==> flow/design.v <==
`timescale 1ns / 1ps
module EC(
input H0,L0,EC_prev,H1,  
output EC_out,EC_next 
    );
wire w;  
assign w = ~(H0 | L0);
assign EC_next = (w & EC_prev);
assign EC_out = (EC_next & H1);
endmodule
`timescale 1ns / 1ps
module TBC(
input X0,X1,Y0,Y1,  
output H,L  
    );
assign H = ((X0) & (!Y1)) | (X1 & (!Y1)) | (X1 & (!Y0));
assign L = (!X1) & Y1;
endmodule
`timescale 1ns / 1ps
module mux8bit(
input sel,
input [7:0]I1,I0,
output [7:0]Y
    );
assign Y = sel ? I1 : I0;
endmodule
`timescale 1ns / 1ps
module TDS(
input [7:0]P0,P1,P2,
output [7:0]Min,Med,Max
    );
wire [20:0]w;
wire [5:0]EC_next;
wire [8:0]EC_out;
wire [2:0]mux_sel;
wire [7:0]Temp_max,Temp_min_1,Temp_min_2;
TBC TBC_1_MSB_67(.X0(P0[6]),.X1(P0[7]),.Y0(P1[6]),.Y1(P1[7]),.H(w[0]),.L(w[1]));
TBC TBC_1_BITS45(.X0(P0[4]),.X1(P0[5]),.Y0(P1[4]),.Y1(P1[5]),.H(w[2]),.L(w[3]));
TBC TBC_1_BITS23(.X0(P0[2]),.X1(P0[3]),.Y0(P1[2]),.Y1(P1[3]),.H(w[4]),.L(w[5]));
TBC TBC_1_LSB_01(.X0(P0[0]),.X1(P0[1]),.Y0(P1[0]),.Y1(P1[1]),.H(w[6]),.L());
EC EC_1_MSB_45(.H0(w[0]),.L0(w[1]),.EC_prev(1'b1),.H1(w[2]),.EC_next(EC_next[0]),.EC_out(EC_out[0]));
EC EC_1_BITS23(.H0(w[2]),.L0(w[3]),.EC_prev(EC_next[0]),.H1(w[4]),.EC_next(EC_next[1]),.EC_out(EC_out[1]));
EC EC_1_LSB_01(.H0(w[4]),.L0(w[5]),.EC_prev(EC_next[1]),.H1(w[6]),.EC_next(),.EC_out(EC_out[2]));
assign mux_sel[0] = EC_out[0] | EC_out[1] | EC_out[2] | w[0];  
mux8bit m_1_min(.sel(mux_sel[0]),.I1(P1),.I0(P0),.Y(Temp_min_1));
mux8bit m_1_max(.sel(mux_sel[0]),.I1(P0),.I0(P1),.Y(Temp_max));
TBC TBC_2_MSB_67(.X0(Temp_max[6]),.X1(Temp_max[7]),.Y0(P2[6]),.Y1(P2[7]),.H(w[7]),.L(w[8]));
TBC TBC_2_BITS45(.X0(Temp_max[4]),.X1(Temp_max[5]),.Y0(P2[4]),.Y1(P2[5]),.H(w[9]),.L(w[10]));
TBC TBC_2_BITS23(.X0(Temp_max[2]),.X1(Temp_max[3]),.Y0(P2[2]),.Y1(P2[3]),.H(w[11]),.L(w[12]));
TBC TBC_2_LSB_01(.X0(Temp_max[0]),.X1(Temp_max[1]),.Y0(P2[0]),.Y1(P2[1]),.H(w[13]),.L());
EC EC_2_MSB_45(.H0(w[7]),.L0(w[8]),.EC_prev(1'b1),.H1(w[9]),.EC_next(EC_next[2]),.EC_out(EC_out[3]));
EC EC_2_BITS23(.H0(w[9]),.L0(w[10]),.EC_prev(EC_next[2]),.H1(w[11]),.EC_next(EC_next[3]),.EC_out(EC_out[4]));
EC EC_2_LSB_01(.H0(w[11]),.L0(w[12]),.EC_prev(EC_next[3]),.H1(w[13]),.EC_next(),.EC_out(EC_out[5]));
assign mux_sel[1] = EC_out[3] | EC_out[4] | EC_out[5] | w[7];
mux8bit m_2_min(.sel(mux_sel[1]),.I1(P2),.I0(Temp_max),.Y(Temp_min_2));
mux8bit m_2_max(.sel(mux_sel[1]),.I1(Temp_max),.I0(P2),.Y(Max));  
TBC TBC_3_MSB_67(.X0(Temp_min_1[6]),.X1(Temp_min_1[7]),.Y0(Temp_min_2[6]),.Y1(Temp_min_2[7]),.H(w[14]),.L(w[15]));
TBC TBC_3_BITS45(.X0(Temp_min_1[4]),.X1(Temp_min_1[5]),.Y0(Temp_min_2[4]),.Y1(Temp_min_2[5]),.H(w[16]),.L(w[17]));
TBC TBC_3_BITS23(.X0(Temp_min_1[2]),.X1(Temp_min_1[3]),.Y0(Temp_min_2[2]),.Y1(Temp_min_2[3]),.H(w[18]),.L(w[19]));
TBC TBC_3_LSB_01(.X0(Temp_min_1[0]),.X1(Temp_min_1[1]),.Y0(Temp_min_2[0]),.Y1(Temp_min_2[1]),.H(w[20]),.L());
EC EC_3_MSB_45(.H0(w[14]),.L0(w[15]),.EC_prev(1'b1),.H1(w[16]),.EC_next(EC_next[4]),.EC_out(EC_out[6]));
EC EC_3_BITS23(.H0(w[16]),.L0(w[17]),.EC_prev(EC_next[4]),.H1(w[18]),.EC_next(EC_next[5]),.EC_out(EC_out[7]));
EC EC_3_LSB_01(.H0(w[18]),.L0(w[19]),.EC_prev(EC_next[5]),.H1(w[20]),.EC_next(),.EC_out(EC_out[8]));
assign mux_sel[2] = EC_out[6] | EC_out[7] | EC_out[8] | w[14];
mux8bit m_3_min(.sel(mux_sel[2]),.I1(Temp_min_2),.I0(Temp_min_1),.Y(Min));  
mux8bit m_3_max(.sel(mux_sel[2]),.I1(Temp_min_1),.I0(Temp_min_2),.Y(Med));  
endmodule
`timescale 1ns / 1ps
module inexact_filter
# (parameter COUNT= 256) 
(input [7:0] Pixel_in,
input  clk,
output [7:0] Median
);
    reg [7:0]  line_buff1 [COUNT-1:0];
    reg [7:0]  line_buff2 [COUNT-1:0];
    reg [7:0]  R1_Max,R1_Med,R1_Min,R2_Max,R2_Med,R2_Min,Buffer_reg;
    wire [7:0] Min,Max,Med,Last_Max,Last_Med,Last_Min;
    integer i;
    always @(posedge clk)begin
    Buffer_reg <= Pixel_in;
    end
    always @ (posedge clk)
    begin
    line_buff2[COUNT-1] <= Buffer_reg;
    line_buff1[COUNT-1] <= line_buff2[0];
    for ( i=0 ; i<COUNT-1; i=i+1 )
        line_buff2[i] <= line_buff2[i+1];
    for ( i=0 ; i<COUNT-1; i=i+1 )
         line_buff1[i] <= line_buff1[i+1];
    end 
    TDS tds1_1(.P0(line_buff1[0]),.P1(line_buff2[0]),.P2(Buffer_reg),.Min(Min),.Max(Max),.Med(Med));
    always @(posedge clk) begin
    R1_Max <= Max;
    R1_Med <= Med;
    R1_Min <= Min;
    end
    always @(posedge clk) begin
    R2_Max <= R1_Max;
    R2_Med <= R1_Med;
    R2_Min <= R1_Min;
    end
    TDS tds2_1(.P0(Max),.P1(R1_Max),.P2(R2_Max),.Min(Last_Min),.Max(),.Med());
    TDS tds2_2(.P0(Med),.P1(R1_Med),.P2(R2_Med),.Min(),.Max(),.Med(Last_Med));
    TDS tds2_3(.P0(Min),.P1(R1_Min),.P2(R2_Min),.Min(),.Max(Last_Max),.Med());
    TDS tds_f(.P0(Last_Min),.P1(Last_Med),.P2(Last_Max),.Min(),.Max(),.Med(Median));
    endmodule
Hand-over note for inexact_filter

From RTL to reports: inexact_filter:

Each step is given for the RTL above and for the edited RTL.
"unedited" refers to lines of the RTL above, "edited" to lines of the edited file.
"difference": "edited" minus "unedited" as printed here.
Library cell names are shortened.
The mark - stands for no value.

* top: inexact_filter
* clock input: clk
* cell library: sky130hd
* corner: tt_025C_1v80

The edit:

The edit as a unified diff against the file above.
A script made this edit; it was not meant as an optimisation.

```diff
@@ -42,5 +42,5 @@
 EC EC_1_BITS23(.H0(w[2]),.L0(w[3]),.EC_prev(EC_next[0]),.H1(w[4]),.EC_next(EC_next[1]),.EC_out(EC_out[1]));
 EC EC_1_LSB_01(.H0(w[4]),.L0(w[5]),.EC_prev(EC_next[1]),.H1(w[6]),.EC_next(),.EC_out(EC_out[2]));
-assign mux_sel[0] = EC_out[0] | EC_out[1] | EC_out[2] | w[0];  
+assign mux_sel[0] = (EC_out[0] | EC_out[1] | EC_out[2]) + w[0];  
 mux8bit m_1_min(.sel(mux_sel[0]),.I1(P1),.I0(P0),.Y(Temp_min_1));
 mux8bit m_1_max(.sel(mux_sel[0]),.I1(P0),.I0(P1),.Y(Temp_max));
```

Word level:

Counts by Yosys on the flattened word-level netlist (proc, flatten, opt, wreduce). Print and check cells are left out. Cells with the same type and inputs are merged into one.

Word-level totals
* register bits: unedited 4152, edited 4152, difference 0
* cells after elaboration: unedited 1211, edited 1211, difference 0

Operators by class
* $add $sub $neg: unedited 0, edited 5, difference +5
* mux-type cells: unedited 20, edited 20, difference 0
* bitwise gates (word level): unedited 518, edited 513, difference -5
* reduce/logical cells: unedited 154, edited 154, difference 0

Operator list
* bitwise OR 1 bit: unedited 196, edited 191, difference -5
* adder 1 bit: unedited 0, edited 5, difference +5

Operator kinds equal on both sides are left out: 4.

Depth:

Yosys ltp: most cells in a row. Word level: on the elaborated netlist, between registers, memories and ports. Mapped: between sequential cells and ports; inverters and the memories' decode and read muxes count.

Logic depth
* depth after elaboration: unedited 104, edited 104, difference 0
* ABC_AREA: unedited 0, edited 0
* depth in mapped cells: unedited 33, edited 35, difference +2
* gate-level depth less buffers: unedited 26, edited 27, difference +1

Mapped cells and area:

Source: synth_stat.txt of the flow (Yosys; design flattened, memories mapped). It holds for the ABC_AREA given above (unset counts as 0); a run with the other value may have another netlist.

Mapped netlist
* cell count: unedited 5008, edited 4928, difference -80
* mapped area (µm²): unedited 88590.0, edited 88035.7, difference -554.3
* sequential area (µm²): unedited 83119.7, edited 83119.7, difference 0.0
* flip-flops: unedited 4152, edited 4152, difference 0

Cells by type
* nand2_1: unedited 87, edited 103, difference +16
* nor3_1: unedited 36, edited 20, difference -16
* clkbuf_1: unedited 28, edited 12, difference -16
* nand3_1: unedited 29, edited 16, difference -13
* a21oi_1: unedited 63, edited 55, difference -8
* o22ai_1: unedited 16, edited 8, difference -8
* a31oi_1: unedited 15, edited 7, difference -8
* o21a_1: unedited 10, edited 16, difference +6
* o21ai_0: unedited 62, edited 57, difference -5
* inv_1: unedited 43, edited 48, difference +5
* o21bai_1: unedited 8, edited 3, difference -5
* nor3b_1: unedited 6, edited 1, difference -5
* o2bb2ai_1: unedited 2, edited 7, difference +5
* and2_1: unedited 14, edited 10, difference -4
* o21ai_1: unedited 12, edited 8, difference -4
* nand4_1: unedited 11, edited 7, difference -4
* or3_1: unedited 7, edited 3, difference -4
* or4_1: unedited 5, edited 1, difference -4

Cell types equal on both sides are left out: 16.
Not every row of either side is listed.
By module: a second synthesis without flattening, with its own total; a netlist apart from the flattened one above.

Second synthesis, totals
* cells (unflattened synthesis): unedited 4772, edited 4777, difference +5
* area (unflattened synthesis) (µm²): unedited 89444.5, edited 89475.8, difference +31.3

Rows give one instance, submodules left out.

By module, unedited
* inexact_filter: instances 1, cells 4152, area 83119.7 µm², sequential area 83119.7 µm²
* mux8bit: instances 30, cells 9, area 131.4 µm², sequential area 0.0 µm²
* TBC: instances 60, cells 4, area 22.5 µm², sequential area 0.0 µm²
* EC: instances 45, cells 2, area 20.0 µm², sequential area 0.0 µm²
* TDS: instances 5, cells 4, area 26.3 µm², sequential area 0.0 µm²

By module, edited
* inexact_filter: instances 1, cells 4152, area 83119.7 µm², sequential area 83119.7 µm²
* mux8bit: instances 30, cells 9, area 131.4 µm², sequential area 0.0 µm²
* TBC: instances 60, cells 4, area 22.5 µm², sequential area 0.0 µm²
* EC: instances 45, cells 2, area 20.0 µm², sequential area 0.0 µm²
* TDS: instances 5, cells 5, area 32.5 µm², sequential area 0.0 µm²

Path before layout:

OpenSTA on the mapped netlist: ideal clock, no wires. The path of least setup slack (recovery checks aside). Input and output delay are each 20% of the period. Register names are those of the netlist, which keeps one name where synthesis merged equal registers.

Timing path after synthesis
* path type: unedited register to output, edited register to output
* from: unedited register line_buff1[0][4], edited register line_buff1[0][7]
* to: unedited output port Median[1], edited output port Median[0]
* clock period (ps): unedited 11000, edited 11000, difference 0
* output delay (ps): unedited 2200, edited 2200, difference 0
* arrival time (ps): unedited 7173, edited 7140, difference -33
* data required time (ps): unedited 8800, edited 8800, difference 0
* setup slack (ps): unedited 1627, edited 1660, difference +33
* path delay (ps): unedited 7173, edited 7140, difference -33
* stages on the path: unedited 30, edited 29, difference -1
* buffers on the path: unedited 4, edited 4, difference 0
* synthesis period reached (ps): unedited 9373, edited 9340, difference -33

"path delay" is the arrival time less input delay plus setup time.
A path that ends at an output port has no setup time.
"stages on the path" counts driving pins, that of a launching flip-flop among them; a cell with two outputs on the path counts twice.
"synthesis period reached" = period - worst setup slack (recovery checks aside). The figure is calculated, with input and output delays left at 20% of the set period.
The rows between start and end are the longest chain of elaborated cells between them; the timing report does not say that the signal goes this way. Where chains are equally long, one stands for them.
Each line given opens the expression or statement behind the cell; cells for indexed reads and writes are added by Yosys, which also makes memories of some case tables.

On the way, after synthesis, unedited:
* cell sequence: dfxtp_1 > buf_4 > a2bb2oi_4 > and4b_1 > buf_6 > o21ai_4 > mux2i_1 > a211o_4 > nand2_4 > buf_8 > nor3b_2 > buf_2 > nor2_2 > o221a_1 > a222oi_1 > a211oi_2 > a211oi_4 > mux2_4 > a31oi_2 > mux2_2 > o21bai_1 > o221ai_4 > o31a_1 > a31oi_4 > mux2_2 > o21ai_1 > o21ai_2 > a31oi_4 > mux2i_1 > a222oi_1
* cells in the longest elaborated chain: 103
* elaborated cells between the ends (all ways): 601

Ends and longest elaborated chain, after synthesis, unedited
* start: declaration: line 75 `reg [7:0]  line_buff1 [COUNT-1:0];`
* start: assignment: line 90 `line_buff1[i] <= line_buff1[i+1];`
* AND 1 bit: line 16 `assign H = ((X0) & (!Y1)) | (X1 & (!Y1)) | (X1 & (!Y0));`
* bitwise OR 1 bit x2: line 16
* bitwise OR 1 bit: line 7 `assign w = ~(H0 | L0);`
* inverter 1 bit: line 7
* AND 1 bit: line 8 `assign EC_next = (w & EC_prev);`
* AND 1 bit: line 9 `assign EC_out = (EC_next & H1);`
* bitwise OR 1 bit x3: line 44 `assign mux_sel[0] = EC_out[0] | EC_out[1] | EC_out[2] | w[0];`
* (+83 left out)
* bitwise OR 1 bit x2: line 16
* bitwise OR 1 bit: line 7
* inverter 1 bit: line 7
* AND 1 bit: line 8
* AND 1 bit: line 9
* bitwise OR 1 bit x3: line 64 `assign mux_sel[2] = EC_out[6] | EC_out[7] | EC_out[8] | w[14];`
* 2-to-1 mux 8 bit: line 25 `assign Y = sel ? I1 : I0;`
* end: declaration: line 73 `output [7:0] Median`

On the way, after synthesis, edited:
* cell sequence: dfxtp_1 > clkbuf_1 > o21ba_2 > or2_2 > a2111oi_2 > o21ai_2 > a21oi_2 > buf_2 > mux2_2 > o31ai_2 > o21a_1 > mux2i_1 > o211ai_1 > o21bai_1 > buf_4 > mux2i_1 > inv_1 > o21a_1 > o211a_1 > o221a_4 > nor2_4 > buf_4 > nand2_1 > o2111ai_2 > o211ai_2 > a21o_1 > a211oi_4 > o21ai_1 > a221oi_1
* cells in the longest elaborated chain: 103
* elaborated cells between the ends (all ways): 604

Ends and longest elaborated chain, after synthesis, edited
* start: declaration: line 75 `reg [7:0]  line_buff1 [COUNT-1:0];`
* start: assignment: line 90 `line_buff1[i] <= line_buff1[i+1];`
* AND 1 bit: line 16 `assign H = ((X0) & (!Y1)) | (X1 & (!Y1)) | (X1 & (!Y0));`
* bitwise OR 1 bit x2: line 16
* bitwise OR 1 bit: line 7 `assign w = ~(H0 | L0);`
* inverter 1 bit: line 7
* AND 1 bit: line 8 `assign EC_next = (w & EC_prev);`
* AND 1 bit: line 9 `assign EC_out = (EC_next & H1);`
* bitwise OR 1 bit x2: line 44 `assign mux_sel[0] = (EC_out[0] | EC_out[1] | EC_out[2]) + w[0];`
* (+84 left out)
* bitwise OR 1 bit x2: line 16
* bitwise OR 1 bit: line 7
* inverter 1 bit: line 7
* AND 1 bit: line 8
* AND 1 bit: line 9
* bitwise OR 1 bit x3: line 64 `assign mux_sel[2] = EC_out[6] | EC_out[7] | EC_out[8] | w[14];`
* 2-to-1 mux 8 bit: line 25 `assign Y = sel ? I1 : I0;`
* end: declaration: line 73 `output [7:0] Median`

Worst path after layout:

From the final timing report of the runs of pair A: the path of least setup slack in the routed layout; clock arrival at registers is part of the times.
The path's times are printed in steps of 10 ps; the period is the one set.

Timing path after layout
* path type: unedited register to output, edited register to output
* from: unedited register line_buff1[0][5], edited register line_buff2[0][5]
* to: unedited output port Median[4], edited output port Median[1]
* clock period (ps): unedited 10700, edited 10700, difference 0
* output delay (ps): unedited 2140, edited 2140, difference 0
* arrival time (ps): unedited 8430, edited 8250, difference -180
* data required time (ps): unedited 8560, edited 8560, difference 0
* setup slack (ps): unedited 130, edited 310, difference +180
* stages on the path: unedited 34, edited 31, difference -3
* buffers on the path: unedited 8, edited 5, difference -3

The rows between start and end are the longest chain of elaborated cells between them; the timing report does not say that the signal goes this way. Where chains are equally long, one stands for them.

On the way, after layout, unedited:
* cell sequence: dfxtp_4 > a2bb2oi_4 > and4b_2 > o21ai_4 > buf_12 > mux2_4 > a211oi_4 > nor2_4 > buf_6 > buf_12 > o311a_4 > o211ai_1 > a21oi_1 > or3_4 > a211o_1 > o211a_4 > or4_1 > nand4_1 > o22ai_1 > o32a_1 > o221ai_4 > buf_6 > o2111ai_4 > a31oi_4 > buf_6 > mux2_2 > o21ai_4 > o21ai_4 > a31oi_4 > buf_6 > buf_4 > mux2_2 > o21ai_2 > buf_2
* cells in the longest elaborated chain: 103
* elaborated cells between the ends (all ways): 604

Ends and longest elaborated chain, after layout, unedited
* start: declaration: line 75 `reg [7:0]  line_buff1 [COUNT-1:0];`
* start: assignment: line 90 `line_buff1[i] <= line_buff1[i+1];`
* AND 1 bit: line 16 `assign H = ((X0) & (!Y1)) | (X1 & (!Y1)) | (X1 & (!Y0));`
* bitwise OR 1 bit x2: line 16
* bitwise OR 1 bit: line 7 `assign w = ~(H0 | L0);`
* inverter 1 bit: line 7
* AND 1 bit: line 8 `assign EC_next = (w & EC_prev);`
* AND 1 bit: line 9 `assign EC_out = (EC_next & H1);`
* bitwise OR 1 bit x3: line 44 `assign mux_sel[0] = EC_out[0] | EC_out[1] | EC_out[2] | w[0];`
* (+83 left out)
* bitwise OR 1 bit x2: line 16
* bitwise OR 1 bit: line 7
* inverter 1 bit: line 7
* AND 1 bit: line 8
* AND 1 bit: line 9
* bitwise OR 1 bit x3: line 64 `assign mux_sel[2] = EC_out[6] | EC_out[7] | EC_out[8] | w[14];`
* 2-to-1 mux 8 bit: line 25 `assign Y = sel ? I1 : I0;`
* end: declaration: line 73 `output [7:0] Median`

On the way, after layout, edited:
* cell sequence: dfxtp_4 > o2bb2ai_2 > a311o_1 > o21a_4 > mux2_4 > o21a_1 > buf_4 > nor3_1 > o32a_4 > a21o_1 > buf_12 > mux2_2 > o32ai_2 > a22oi_2 > o21a_2 > mux2i_1 > a22o_1 > a32o_1 > a31oi_4 > mux2_2 > a22o_1 > buf_4 > o21a_1 > o221ai_4 > o211ai_4 > a21o_1 > a211oi_4 > buf_6 > o21ai_2 > a222oi_1 > clkbuf_2
* cells in the longest elaborated chain: 104
* elaborated cells between the ends (all ways): 604

Ends and longest elaborated chain, after layout, edited
* start: declaration: line 76 `reg [7:0]  line_buff2 [COUNT-1:0];`
* start: assignment: line 88 `line_buff2[i] <= line_buff2[i+1];`
* logical NOT 1 bit: line 16 `assign H = ((X0) & (!Y1)) | (X1 & (!Y1)) | (X1 & (!Y0));`
* AND 1 bit: line 16
* bitwise OR 1 bit x2: line 16
* bitwise OR 1 bit: line 7 `assign w = ~(H0 | L0);`
* inverter 1 bit: line 7
* AND 1 bit: line 8 `assign EC_next = (w & EC_prev);`
* AND 1 bit: line 9 `assign EC_out = (EC_next & H1);`
* (+86 left out)
* bitwise OR 1 bit x2: line 16
* bitwise OR 1 bit: line 7
* inverter 1 bit: line 7
* AND 1 bit: line 8
* AND 1 bit: line 9
* bitwise OR 1 bit x3: line 64 `assign mux_sel[2] = EC_out[6] | EC_out[7] | EC_out[8] | w[14];`
* 2-to-1 mux 8 bit: line 25 `assign Y = sel ? I1 : I0;`
* end: declaration: line 73 `output [7:0] Median`

Measured runs:

Runs of the flow (Yosys, OpenROAD) on both versions; the two runs of a pair have the same settings. The constraints put input and output delay at 20% of the set period each and load the outputs with 0.01 pF.

Settings, pair A:
* period_ns: 10.7
* CAP_MARGIN: 20
* CORE_MARGIN: 2
* CORE_UTILIZATION: 40
* SLEW_MARGIN: 20

Final reports, pair A
* area of the synthesized netlist (µm²): unedited 88590.0, edited 88035.7, difference -554.3
* die area (µm²): unedited 225255.0, edited 223857.0, difference -1398.0
* post-route utilization: unedited 0.488, edited 0.484, difference -0.004
* smallest setup slack (ps): unedited 126, edited 313, difference +187
* setup TNS (ps): unedited 0, edited 0, difference 0
* worst-case hold slack (ps): unedited 276, edited 260, difference -16
* reached clock period (ps): unedited 10574, edited 10387, difference -187

Settings, pair B:
* ABC_AREA: 0
* CELL_PAD_IN_SITES_DETAIL_PLACEMENT: 2
* CORE_MARGIN: 3
* CORE_UTILIZATION: 21
* CTS_CLUSTER_DIAMETER: 222
* CTS_CLUSTER_SIZE: 42
* GPL_ROUTABILITY_DRIVEN: 0
* PLACE_DENSITY_LB_ADDON: 0.28
* period_ns: 7.18
* CAP_MARGIN: 20
* SLEW_MARGIN: 20

Final reports, pair B
* area of the synthesized netlist (µm²): unedited 88590.0, edited 88035.7, difference -554.3
* die area (µm²): unedited 429687.0, edited 427023.0, difference -2664.0
* post-route utilization: unedited 0.244, edited 0.244, difference 0.000
* smallest setup slack (ps): unedited -3062, edited -2810, difference +252
* setup TNS (ps): unedited -23235, edited -19697, difference +3538
* worst-case hold slack (ps): unedited 274, edited 290, difference +16
* reached clock period (ps): unedited 10242, edited 9990, difference -252

"reached clock period": clock period set for the run, less the worst setup slack. It is reckoned from that one timing run; input and output delays stay at 20% of the period that was set.

End of note.
